==> flow/design.v <==
module top(
    input logic clk,         
    input logic rst,         
    output logic RGB_R,      
    output logic RGB_G,      
    output logic RGB_B       
);
    localparam CLK_FREQ = 12_000_000;  
    localparam PWM_RESOLUTION = 8;   
    localparam PWM_MAX = (1 << PWM_RESOLUTION) - 1;   
    localparam PWM_CYCLES = 256;   
    localparam DEGREES_MAX = 360;
    localparam CYCLES_PER_DEGREE = CLK_FREQ / DEGREES_MAX;   
    typedef enum logic [1:0] {
        STATE_PWM_COUNT,
        STATE_DEGREE_COUNT,
        STATE_HSV_CALC,
        STATE_PWM_OUTPUT
    } state_t;
    logic [PWM_RESOLUTION-1:0] pwm_counter;
    logic [PWM_RESOLUTION-1:0] red_pwm_value, green_pwm_value, blue_pwm_value;
    logic [31:0] degree_counter;
    logic [8:0] current_degree;
    state_t current_state;
    state_t next_state;
    always_ff @(posedge clk) begin
        if (rst) current_state <= STATE_PWM_COUNT;
        else current_state <= next_state;
    end
    always_comb begin  
        case (current_state)
            STATE_PWM_COUNT: begin
                if (degree_counter == CYCLES_PER_DEGREE - 1) begin
                    next_state = STATE_DEGREE_COUNT;
                end else begin
                    next_state = STATE_PWM_COUNT;
                end
            end
            STATE_DEGREE_COUNT: begin
                next_state = STATE_HSV_CALC;
            end
            STATE_HSV_CALC: begin
                next_state = STATE_PWM_OUTPUT;
            end
            STATE_PWM_OUTPUT: begin
                next_state = STATE_PWM_COUNT;
            end
            default: begin
                next_state = STATE_PWM_COUNT;
            end
        endcase
    end
    always_ff @(posedge clk) begin
        if (rst) begin
            pwm_counter <= 0;
            degree_counter <= 0;
            current_degree <= 0;
            red_pwm_value <= 0;
            green_pwm_value <= 0;
            blue_pwm_value <= 0;
        end else
        case (current_state)
            STATE_PWM_COUNT: begin
                pwm_counter <= pwm_counter + 1;                
                if (degree_counter == CYCLES_PER_DEGREE - 1) begin
                    degree_counter <= 0;
                end else begin
                    degree_counter <= degree_counter + 1;
                end
            end
            STATE_DEGREE_COUNT: begin
                if (current_degree == DEGREES_MAX - 1) begin
                    current_degree <= 0;
                end else begin
                    current_degree <= current_degree + 1;
                end
            end
            STATE_HSV_CALC: begin
                if (current_degree < 60) begin
                    red_pwm_value <= PWM_MAX;
                end else if (current_degree < 120) begin
                    red_pwm_value <= PWM_MAX - ((current_degree - 60) * PWM_MAX / 60);
                end else if (current_degree < 240) begin
                    red_pwm_value <= 0;
                end else if (current_degree < 300) begin
                    red_pwm_value <= (current_degree - 240) * PWM_MAX / 60;
                end else begin
                    red_pwm_value <= PWM_MAX;
                end
                if (current_degree < 60) begin
                    green_pwm_value <= current_degree * PWM_MAX / 60;
                end else if (current_degree < 180) begin
                    green_pwm_value <= PWM_MAX;
                end else if (current_degree < 240) begin
                    green_pwm_value <= PWM_MAX - ((current_degree - 180) * PWM_MAX / 60);
                end else begin
                    green_pwm_value <= 0;
                end
                if (current_degree < 120) begin
                    blue_pwm_value <= 0;
                end else if (current_degree < 180) begin
                    blue_pwm_value <= (current_degree - 120) * PWM_MAX / 60;
                end else if (current_degree < 300) begin
                    blue_pwm_value <= PWM_MAX;
                end else begin
                    blue_pwm_value <= PWM_MAX - ((current_degree - 300) * PWM_MAX / 60);
                end
            end
            STATE_PWM_OUTPUT: begin
            end
        endcase
    end
    assign RGB_R = (pwm_counter > red_pwm_value) ? 1'b1 : 1'b0;
    assign RGB_G = (pwm_counter > green_pwm_value) ? 1'b1 : 1'b0;
    assign RGB_B = (pwm_counter > blue_pwm_value) ? 1'b1 : 1'b0;
endmodule
# [Tool chain data of top]
# Each step is given for the RTL above and for the edited RTL.
# "before" refers to lines of the RTL above, "after" to lines of the edited file.
# "diff": "after" minus "before" as printed here. "rel_change_pct": 100 x difference / "before".
# Operators: Yosys type, input widths -> output width; for muxes data width and select width s.
# Library cell names are shortened.
# The mark -- stands for no value.
[design] top="top" clock_port="clk" lib="sky130hd" lib_corner="tt_025C_1v80"

# [Diff]
# The edit as a unified diff against the file above.
# The edit is scripted, without regard to the design's behaviour, which it may alter; it was not made to optimise anything.
# begin of diff
@@ -21,5 +21,5 @@
     logic [PWM_RESOLUTION-1:0] red_pwm_value, green_pwm_value, blue_pwm_value;
     logic [31:0] degree_counter;
-    logic [8:0] current_degree;
+    logic [10:0] current_degree;
     state_t current_state;
     state_t next_state;
# end of diff

# [Word level]
# Source: Yosys, flattened and elaborated, memories not mapped. Widths are those after wreduce; folded enables and synchronous resets count as part of the registers. Registers that Yosys merges into a memory's read port (data or address) are not register bits. Print and check cells do not count. Equal cells are merged and count once.
[bits] element="output_inout_bits" before=3 after=3 diff=0 rel_change_pct=0.00
[bits] element="word_cells" before=61 after=61 diff=0 rel_change_pct=0.00
[bits] element="ff_bits" before=75 after=77 diff=2 rel_change_pct=2.67
[bits] element="input_bits" before=2 after=2 diff=0 rel_change_pct=0.00
[op_classes] element="muxes" before=17 after=17 diff=0 rel_change_pct=0.00
[op_classes] element="mul" before=6 after=6 diff=0 rel_change_pct=0.00
[op_classes] element="div" before=6 after=6 diff=0 rel_change_pct=0.00
[op_classes] element="reduce_logical" before=1 after=1 diff=0 rel_change_pct=0.00
[op_classes] element="addsub" before=11 after=11 diff=0 rel_change_pct=0.00
[op_classes] element="equal" before=5 after=5 diff=0 rel_change_pct=0.00
[op_classes] element="cmp" before=8 after=8 diff=0 rel_change_pct=0.00
[ops] op="$mul 10x9->19 const B" before=5 after=0 diff=-5 rel_change_pct=-100.00
[ops] op="$mul 12x9->21 const B" before=0 after=5 diff=5
[ops] op="$lt 9x8->1 const B" before=2 after=0 diff=-2 rel_change_pct=-100.00
[ops] op="$sub 9x8->10 const B" before=2 after=0 diff=-2 rel_change_pct=-100.00
[ops] op="$lt 11x8->1 const B" before=0 after=2 diff=2
[ops] op="$sub 11x8->12 const B" before=0 after=2 diff=2
[ops] op="$add 9x1->9 const B" before=1 after=0 diff=-1 rel_change_pct=-100.00
[ops] op="$eq 9x9->1 const B" before=1 after=0 diff=-1 rel_change_pct=-100.00
[ops] op="$lt 9x6->1 const B" before=1 after=0 diff=-1 rel_change_pct=-100.00
[ops] op="$lt 9x7->1 const B" before=1 after=0 diff=-1 rel_change_pct=-100.00
[ops] op="$lt 9x9->1 const B" before=1 after=0 diff=-1 rel_change_pct=-100.00
[ops] op="$mul 9x8->17 const B" before=1 after=0 diff=-1 rel_change_pct=-100.00
[ops] op="$mux 9" before=1 after=0 diff=-1 rel_change_pct=-100.00
[ops] op="$sub 9x6->10 const B" before=1 after=0 diff=-1 rel_change_pct=-100.00
[ops] op="$sub 9x7->10 const B" before=1 after=0 diff=-1 rel_change_pct=-100.00
[ops] op="$sub 9x9->10 const B" before=1 after=0 diff=-1 rel_change_pct=-100.00
[ops] op="$add 11x1->11 const B" before=0 after=1 diff=1
[ops] op="$eq 11x9->1 const B" before=0 after=1 diff=1
[ops] op="$lt 11x6->1 const B" before=0 after=1 diff=1
[ops] op="$lt 11x7->1 const B" before=0 after=1 diff=1
[ops] op="$lt 11x9->1 const B" before=0 after=1 diff=1
[ops] op="$mul 11x8->19 const B" before=0 after=1 diff=1
[ops] op="$mux 11" before=0 after=1 diff=1
[ops] op="$sub 11x6->12 const B" before=0 after=1 diff=1
[ops] op="$sub 11x7->12 const B" before=0 after=1 diff=1
[ops] op="$sub 11x9->12 const B" before=0 after=1 diff=1
# Operator kinds equal on both sides are left out: 13.

# [Logic depth]
# Depth = most cells in a row (Yosys ltp): at word level without a register or memory, in the mapped netlist without a sequential cell, where the memories' decode and read muxes count.
[logic_depth] element="word_depth" before=7 after=7 diff=0 rel_change_pct=0.00
[logic_depth] element="abc_area" before="0" after="0"
[logic_depth] element="ltp_mapped" before=45 after=53 diff=8 rel_change_pct=17.78
[logic_depth] element="depth_no_buf" before=42 after=46 diff=4 rel_change_pct=9.52

# [Mapped cells and area]
# Yosys stat after the flow's synthesis: flattened, memories mapped to cells. It holds for the ABC_AREA given above (unset counts as 0); a run with the other value may have another netlist.
[mapped] element="yosys_area_um2" before=19702.6 after=21959.8 diff=2257.2 rel_change_pct=11.46
[mapped] element="seqArea_um2" before=1541.5 after=1581.5 diff=40.0 rel_change_pct=2.59
[mapped] element="flip_flops" before=77 after=79 diff=2 rel_change_pct=2.60
[mapped] element="buffers" before=66 after=68 diff=2 rel_change_pct=3.03
[mapped] element="mapped_cells" before=2413 after=2668 diff=255 rel_change_pct=10.57
[types] cell_type="inv_1" before=459 after=543 diff=84 rel_change_pct=18.30
[types] cell_type="fa_1" before=226 after=285 diff=59 rel_change_pct=26.11
[types] cell_type="xnor2_1" before=101 after=125 diff=24 rel_change_pct=23.76
[types] cell_type="nand3_1" before=48 after=71 diff=23 rel_change_pct=47.92
[types] cell_type="nand2_1" before=138 after=158 diff=20 rel_change_pct=14.49
[types] cell_type="ha_1" before=235 after=254 diff=19 rel_change_pct=8.09
[types] cell_type="a21oi_1" before=132 after=146 diff=14 rel_change_pct=10.61
[types] cell_type="nor2_1" before=165 after=176 diff=11 rel_change_pct=6.67
[types] cell_type="and3_1" before=30 after=22 diff=-8 rel_change_pct=-26.67
[types] cell_type="mux2i_1" before=23 after=15 diff=-8 rel_change_pct=-34.78
[types] cell_type="o2111ai_1" before=15 after=8 diff=-7 rel_change_pct=-46.67
[types] cell_type="a211oi_2" before=1 after=8 diff=7 rel_change_pct=700.00
[types] cell_type="a22o_1" before=6 after=0 diff=-6 rel_change_pct=-100.00
[types] cell_type="a211o_1" before=4 after=10 diff=6 rel_change_pct=150.00
[types] cell_type="o2bb2ai_1" before=0 after=6 diff=6
[types] cell_type="xor2_1" before=59 after=64 diff=5 rel_change_pct=8.47
[types] cell_type="a211oi_1" before=55 after=50 diff=-5 rel_change_pct=-9.09
[types] cell_type="a21o_1" before=46 after=51 diff=5 rel_change_pct=10.87
# Cell types equal on both sides are left out: 15.
# The list need not be complete.

# [Worst setup path after synthesis]
# OpenSTA on the mapped netlist: ideal clock, no wires. The path of least setup slack (recovery checks aside). Input and output delay are each 20% of the period. Register names are those of the netlist, which keeps one name where synthesis merged equal registers.
[synth_path] element="kind" before="reg2reg" after="reg2reg"
[synth_path] element="from" before="reg current_degree[4]" after="reg current_degree[3]"
[synth_path] element="to" before="reg blue_pwm_value[0]" after="reg blue_pwm_value[0]"
[synth_path] element="stages" before=40 after=49 diff=9 rel_change_pct=22.50
[synth_path] element="t_first_pin_ns" before=0.000 after=0.000 diff=0.000
[synth_path] element="setup_slack_ns" before=2.310 after=1.639 diff=-0.671
[synth_path] element="required_ns" before=13.883 after=13.931 diff=0.048 rel_change_pct=0.35
[synth_path] element="path_delay_ns" before=11.690 after=12.361 diff=0.671 rel_change_pct=5.74
[synth_path] element="n_path_buf" before=1 after=3 diff=2 rel_change_pct=200.00
[synth_path] element="period_ns" before=14.0 after=14.0 diff=0.0 rel_change_pct=0.00
[synth_path] element="arrival_time_ns" before=11.573 after=12.292 diff=0.719 rel_change_pct=6.21
[synth_path] element="setup_ns" before=0.117 after=0.069 diff=-0.048
[synth_path] element="period_less_setup_slack_ns" before=11.69 after=12.361 diff=0.671 rel_change_pct=5.74
# "path_delay_ns" = arrival - input delay + setup time.
# "stages" counts driving pins, that of a launching flip-flop among them; a cell with two outputs on the path counts twice.
# "period_less_setup_slack_ns" = period - worst setup slack (recovery checks aside). The figure is calculated, with input and output delays left at 20% of the set period.
# The rows between start and end are the longest chain of elaborated cells between them; the timing report does not say that the signal goes this way. Where chains are equally long, one stands for them.
# Each line given opens the expression or statement behind the cell; cells for indexed reads and writes are added by Yosys, which also makes memories of some case tables.
# A register here has more assigning lines than the two given.
[synth_via_before] path_cell_list="dfxtp_1 -> buf_1 -> inv_1 -> ha_1 -> a21oi_1 -> o21ai_1 -> xnor2_1 -> fa_1 -> fa_1 -> fa_1 -> fa_1 -> inv_1 -> ha_1 -> o21a_1 -> a2111oi_1 -> o21bai_1 -> a21oi_1 -> o21ai_0 -> [4 not listed] -> a21o_1 -> o211a_4 -> o211a_1 -> or3_4 -> a2111oi_4 -> inv_2 -> o21ai_2 -> mux2i_1 -> nand4_1 -> a21oi_4 -> mux2i_2 -> nor4bb_1 -> o21ai_2 -> mux2_2 -> a2bb2oi_1 -> o31ai_2 -> mux2i_1 -> a32o_1" elab_chain_len=7 cells_between=13 cone_classes="add/sub: 3; mul: 2; div: 2; compare: 3; mux: 3"
[synth_rtl_before] element="start, declared" line=23 text="logic [8:0] current_degree;"
[synth_rtl_before] element="start, assigned" line=57 text="current_degree <= 0;"
[synth_rtl_before] element="start, assigned" line=75 text="current_degree <= current_degree + 1;"
[synth_rtl_before] element="$sub 9x9->10" line=106 text="blue_pwm_value <= PWM_MAX - ((current_degree - 300) * PWM_MAX / 60);"
[synth_rtl_before] element="$mul 10x9->19" line=106
[synth_rtl_before] element="$div 32x6->32" line=106
[synth_rtl_before] element="$sub 8x8->8" line=106
[synth_rtl_before] element="$mux 8" line=103 text="end else if (current_degree < 300) begin"
[synth_rtl_before] element="$mux 8" line=101 text="end else if (current_degree < 180) begin"
[synth_rtl_before] element="$mux 8" line=99 text="if (current_degree < 120) begin"
[synth_rtl_before] element="end, assigned" line=102 text="blue_pwm_value <= (current_degree - 120) * PWM_MAX / 60;"
[synth_rtl_before] element="end, assigned" line=106
[synth_rtl_before] element="end, declared" line=21 text="logic [PWM_RESOLUTION-1:0] red_pwm_value, green_pwm_value, blue_pwm_value;"
[synth_via_after] path_cell_list="dfxtp_1 -> clkbuf_1 -> inv_1 -> ha_1 -> a21oi_1 -> inv_1 -> a21oi_1 -> nor2b_1 -> nor2_1 -> inv_1 -> fa_1 -> inv_1 -> fa_1 -> fa_1 -> inv_1 -> fa_1 -> inv_1 -> ha_1 -> [13 not listed] -> or3_1 -> a41oi_1 -> o221ai_1 -> a211o_1 -> a21oi_1 -> clkbuf_1 -> a211oi_1 -> o21a_1 -> o211a_1 -> a211o_1 -> buf_2 -> nand4_1 -> o311ai_1 -> a21o_1 -> o21bai_1 -> a211oi_2 -> mux2_1 -> o21ai_1" elab_chain_len=7 cells_between=13 cone_classes="add/sub: 3; mul: 2; div: 2; compare: 3; mux: 3"
[synth_rtl_after] element="start, declared" line=23 text="logic [10:0] current_degree;"
[synth_rtl_after] element="start, assigned" line=57 text="current_degree <= 0;"
[synth_rtl_after] element="start, assigned" line=75 text="current_degree <= current_degree + 1;"
[synth_rtl_after] element="$sub 11x9->12" line=106 text="blue_pwm_value <= PWM_MAX - ((current_degree - 300) * PWM_MAX / 60);"
[synth_rtl_after] element="$mul 12x9->21" line=106
[synth_rtl_after] element="$div 32x6->32" line=106
[synth_rtl_after] element="$sub 8x8->8" line=106
[synth_rtl_after] element="$mux 8" line=103 text="end else if (current_degree < 300) begin"
[synth_rtl_after] element="$mux 8" line=101 text="end else if (current_degree < 180) begin"
[synth_rtl_after] element="$mux 8" line=99 text="if (current_degree < 120) begin"
[synth_rtl_after] element="end, assigned" line=102 text="blue_pwm_value <= (current_degree - 120) * PWM_MAX / 60;"
[synth_rtl_after] element="end, assigned" line=106
[synth_rtl_after] element="end, declared" line=21 text="logic [PWM_RESOLUTION-1:0] red_pwm_value, green_pwm_value, blue_pwm_value;"

# [Worst path after layout]
# From the final timing report of the runs of pair A: the path of least setup slack in the routed layout; clock arrival at registers is part of the times.
[layout_path] element="kind" before="reg2reg" after="reg2reg"
[layout_path] element="from" before="reg current_degree[3]" after="reg current_degree[8]"
[layout_path] element="to" before="reg blue_pwm_value[0]" after="reg blue_pwm_value[0]"
[layout_path] element="n_path_buf" before=0 after=1 diff=1
[layout_path] element="period_ns" before=13.3 after=13.3 diff=0.0 rel_change_pct=0.00
[layout_path] element="setup_ns" before=0.10 after=0.06 diff=-0.04
[layout_path] element="stages" before=41 after=46 diff=5 rel_change_pct=12.20
[layout_path] element="setup_slack_ns" before=0.82 after=0.56 diff=-0.26
[layout_path] element="required_ns" before=13.55 after=13.58 diff=0.03 rel_change_pct=0.22
[layout_path] element="t_first_pin_ns" before=0.35 after=0.36 diff=0.01 rel_change_pct=2.86
[layout_path] element="arrival_time_ns" before=12.73 after=13.02 diff=0.29 rel_change_pct=2.28
# The rows between start and end are the longest chain of elaborated cells between them; the timing report does not say that the signal goes this way. Where chains are equally long, one stands for them.
# A register here has more assigning lines than the two given.
[layout_via_before] path_cell_list="dfxtp_1 -> clkinvlp_4 -> ha_1 -> a21oi_1 -> xnor2_1 -> inv_1 -> fa_1 -> fa_1 -> inv_1 -> ha_1 -> inv_1 -> fa_1 -> inv_1 -> fa_1 -> a211oi_1 -> o211a_1 -> o211ai_1 -> a21o_1 -> [5 not listed] -> a21o_1 -> o211a_4 -> o211a_1 -> or3_4 -> a2111oi_4 -> inv_2 -> o21ai_2 -> mux2i_1 -> nand4_1 -> a21oi_4 -> mux2i_4 -> nor4bb_1 -> o21ai_2 -> a21oi_4 -> a21oi_1 -> o31ai_2 -> mux2i_1 -> a32o_1" elab_chain_len=7 cells_between=13 cone_classes="add/sub: 3; mul: 2; div: 2; compare: 3; mux: 3"
[layout_rtl_before] element="start, declared" line=23 text="logic [8:0] current_degree;"
[layout_rtl_before] element="start, assigned" line=57 text="current_degree <= 0;"
[layout_rtl_before] element="start, assigned" line=75 text="current_degree <= current_degree + 1;"
[layout_rtl_before] element="$sub 9x9->10" line=106 text="blue_pwm_value <= PWM_MAX - ((current_degree - 300) * PWM_MAX / 60);"
[layout_rtl_before] element="$mul 10x9->19" line=106
[layout_rtl_before] element="$div 32x6->32" line=106
[layout_rtl_before] element="$sub 8x8->8" line=106
[layout_rtl_before] element="$mux 8" line=103 text="end else if (current_degree < 300) begin"
[layout_rtl_before] element="$mux 8" line=101 text="end else if (current_degree < 180) begin"
[layout_rtl_before] element="$mux 8" line=99 text="if (current_degree < 120) begin"
[layout_rtl_before] element="end, assigned" line=102 text="blue_pwm_value <= (current_degree - 120) * PWM_MAX / 60;"
[layout_rtl_before] element="end, assigned" line=106
[layout_rtl_before] element="end, declared" line=21 text="logic [PWM_RESOLUTION-1:0] red_pwm_value, green_pwm_value, blue_pwm_value;"
[layout_via_after] path_cell_list="dfxtp_1 -> clkinv_2 -> ha_2 -> a21boi_1 -> and2_4 -> nand2_1 -> nand2_2 -> inv_1 -> fa_1 -> inv_1 -> fa_1 -> fa_1 -> inv_1 -> fa_1 -> inv_1 -> ha_1 -> o21ai_1 -> nor2b_1 -> [10 not listed] -> a311o_2 -> a211oi_4 -> a21oi_2 -> a2111oi_1 -> a41oi_1 -> o22a_1 -> o31a_1 -> o21a_1 -> o211a_1 -> a211o_1 -> o22ai_1 -> mux2i_1 -> o211a_1 -> nor3b_2 -> a211oi_2 -> buf_4 -> mux2_1 -> o21ai_1" elab_chain_len=7 cells_between=13 cone_classes="add/sub: 3; mul: 2; div: 2; compare: 3; mux: 3"
[layout_rtl_after] element="start, declared" line=23 text="logic [10:0] current_degree;"
[layout_rtl_after] element="start, assigned" line=57 text="current_degree <= 0;"
[layout_rtl_after] element="start, assigned" line=75 text="current_degree <= current_degree + 1;"
[layout_rtl_after] element="$sub 11x9->12" line=106 text="blue_pwm_value <= PWM_MAX - ((current_degree - 300) * PWM_MAX / 60);"
[layout_rtl_after] element="$mul 12x9->21" line=106
[layout_rtl_after] element="$div 32x6->32" line=106
[layout_rtl_after] element="$sub 8x8->8" line=106
[layout_rtl_after] element="$mux 8" line=103 text="end else if (current_degree < 300) begin"
[layout_rtl_after] element="$mux 8" line=101 text="end else if (current_degree < 180) begin"
[layout_rtl_after] element="$mux 8" line=99 text="if (current_degree < 120) begin"
[layout_rtl_after] element="end, assigned" line=102 text="blue_pwm_value <= (current_degree - 120) * PWM_MAX / 60;"
[layout_rtl_after] element="end, assigned" line=106
[layout_rtl_after] element="end, declared" line=21 text="logic [PWM_RESOLUTION-1:0] red_pwm_value, green_pwm_value, blue_pwm_value;"

# [Measured runs]
# Runs of the flow (Yosys, OpenROAD) on both versions; the two runs of a pair have the same settings. The constraints put input and output delay at 20% of the set period each and load the outputs with 0.01 pF.
[settings_pair_A] CORE_UTILIZATION=40 period_ns=13.3 CAP_MARGIN=20 CORE_MARGIN=2 SLEW_MARGIN=20
[measured_pair_A] element="finish.stdcell_area_um2" before=20978.9 after=23543.8 diff=2564.9 rel_change_pct=12.23
[measured_pair_A] element="hold_ws_ns" before=0.415 after=0.411 diff=-0.004
[measured_pair_A] element="synth_chip_area_um2" before=19702.6 after=21959.8 diff=2257.2 rel_change_pct=11.46
[measured_pair_A] element="total_negative_slack_ns" before=0.000 after=0.000 diff=0.000
[measured_pair_A] element="fin_power_mw" before=0.5043 after=0.5270 diff=0.0227 rel_change_pct=4.50
[measured_pair_A] element="achievedPeriod_ns" before=12.480 after=12.744 diff=0.264 rel_change_pct=2.12
[measured_pair_A] element="die_footprint_um2" before=51048.9 after=56789.3 diff=5740.4 rel_change_pct=11.24
[measured_pair_A] element="layout_utilization_pct" before=43.0 after=43.6 diff=0.6
[measured_pair_A] element="worstSetupSlack_ns" before=0.820 after=0.556 diff=-0.264
[settings_pair_B] CAP_MARGIN=40 CORE_ASPECT_RATIO=0.85 CORE_MARGIN=7 CORE_UTILIZATION=60 CTS_CLUSTER_DIAMETER=25 CTS_CLUSTER_SIZE=33 GPL_ROUTABILITY_DRIVEN=0 GPL_TIMING_DRIVEN=1 PLACE_DENSITY_LB_ADDON=0.07 period_ns=9.47 SLEW_MARGIN=20
[measured_pair_B] element="finish.stdcell_area_um2" before=26471.6 after=30381.6 diff=3910.0 rel_change_pct=14.77
[measured_pair_B] element="hold_ws_ns" before=0.422 after=0.413 diff=-0.009
[measured_pair_B] element="synth_chip_area_um2" before=19702.6 after=21959.8 diff=2257.2 rel_change_pct=11.46
[measured_pair_B] element="total_negative_slack_ns" before=-17.926 after=-31.546 diff=-13.620
[measured_pair_B] element="fin_power_mw" before=0.7147 after=0.7629 diff=0.0482 rel_change_pct=6.74
[measured_pair_B] element="achievedPeriod_ns" before=11.099 after=11.924 diff=0.825 rel_change_pct=7.43
[measured_pair_B] element="die_footprint_um2" before=38124.3 after=42170.1 diff=4045.8 rel_change_pct=10.61
[measured_pair_B] element="layout_utilization_pct" before=82.8 after=84.3 diff=1.5
[measured_pair_B] element="worstSetupSlack_ns" before=-1.629 after=-2.454 diff=-0.825
# "achievedPeriod_ns" = clock period - worst setup slack. The figure is calculated, with input and output delays left at 20% of the set period.
# "fin_power_mw": no workload was simulated; the value follows from the tool's default switching activity.
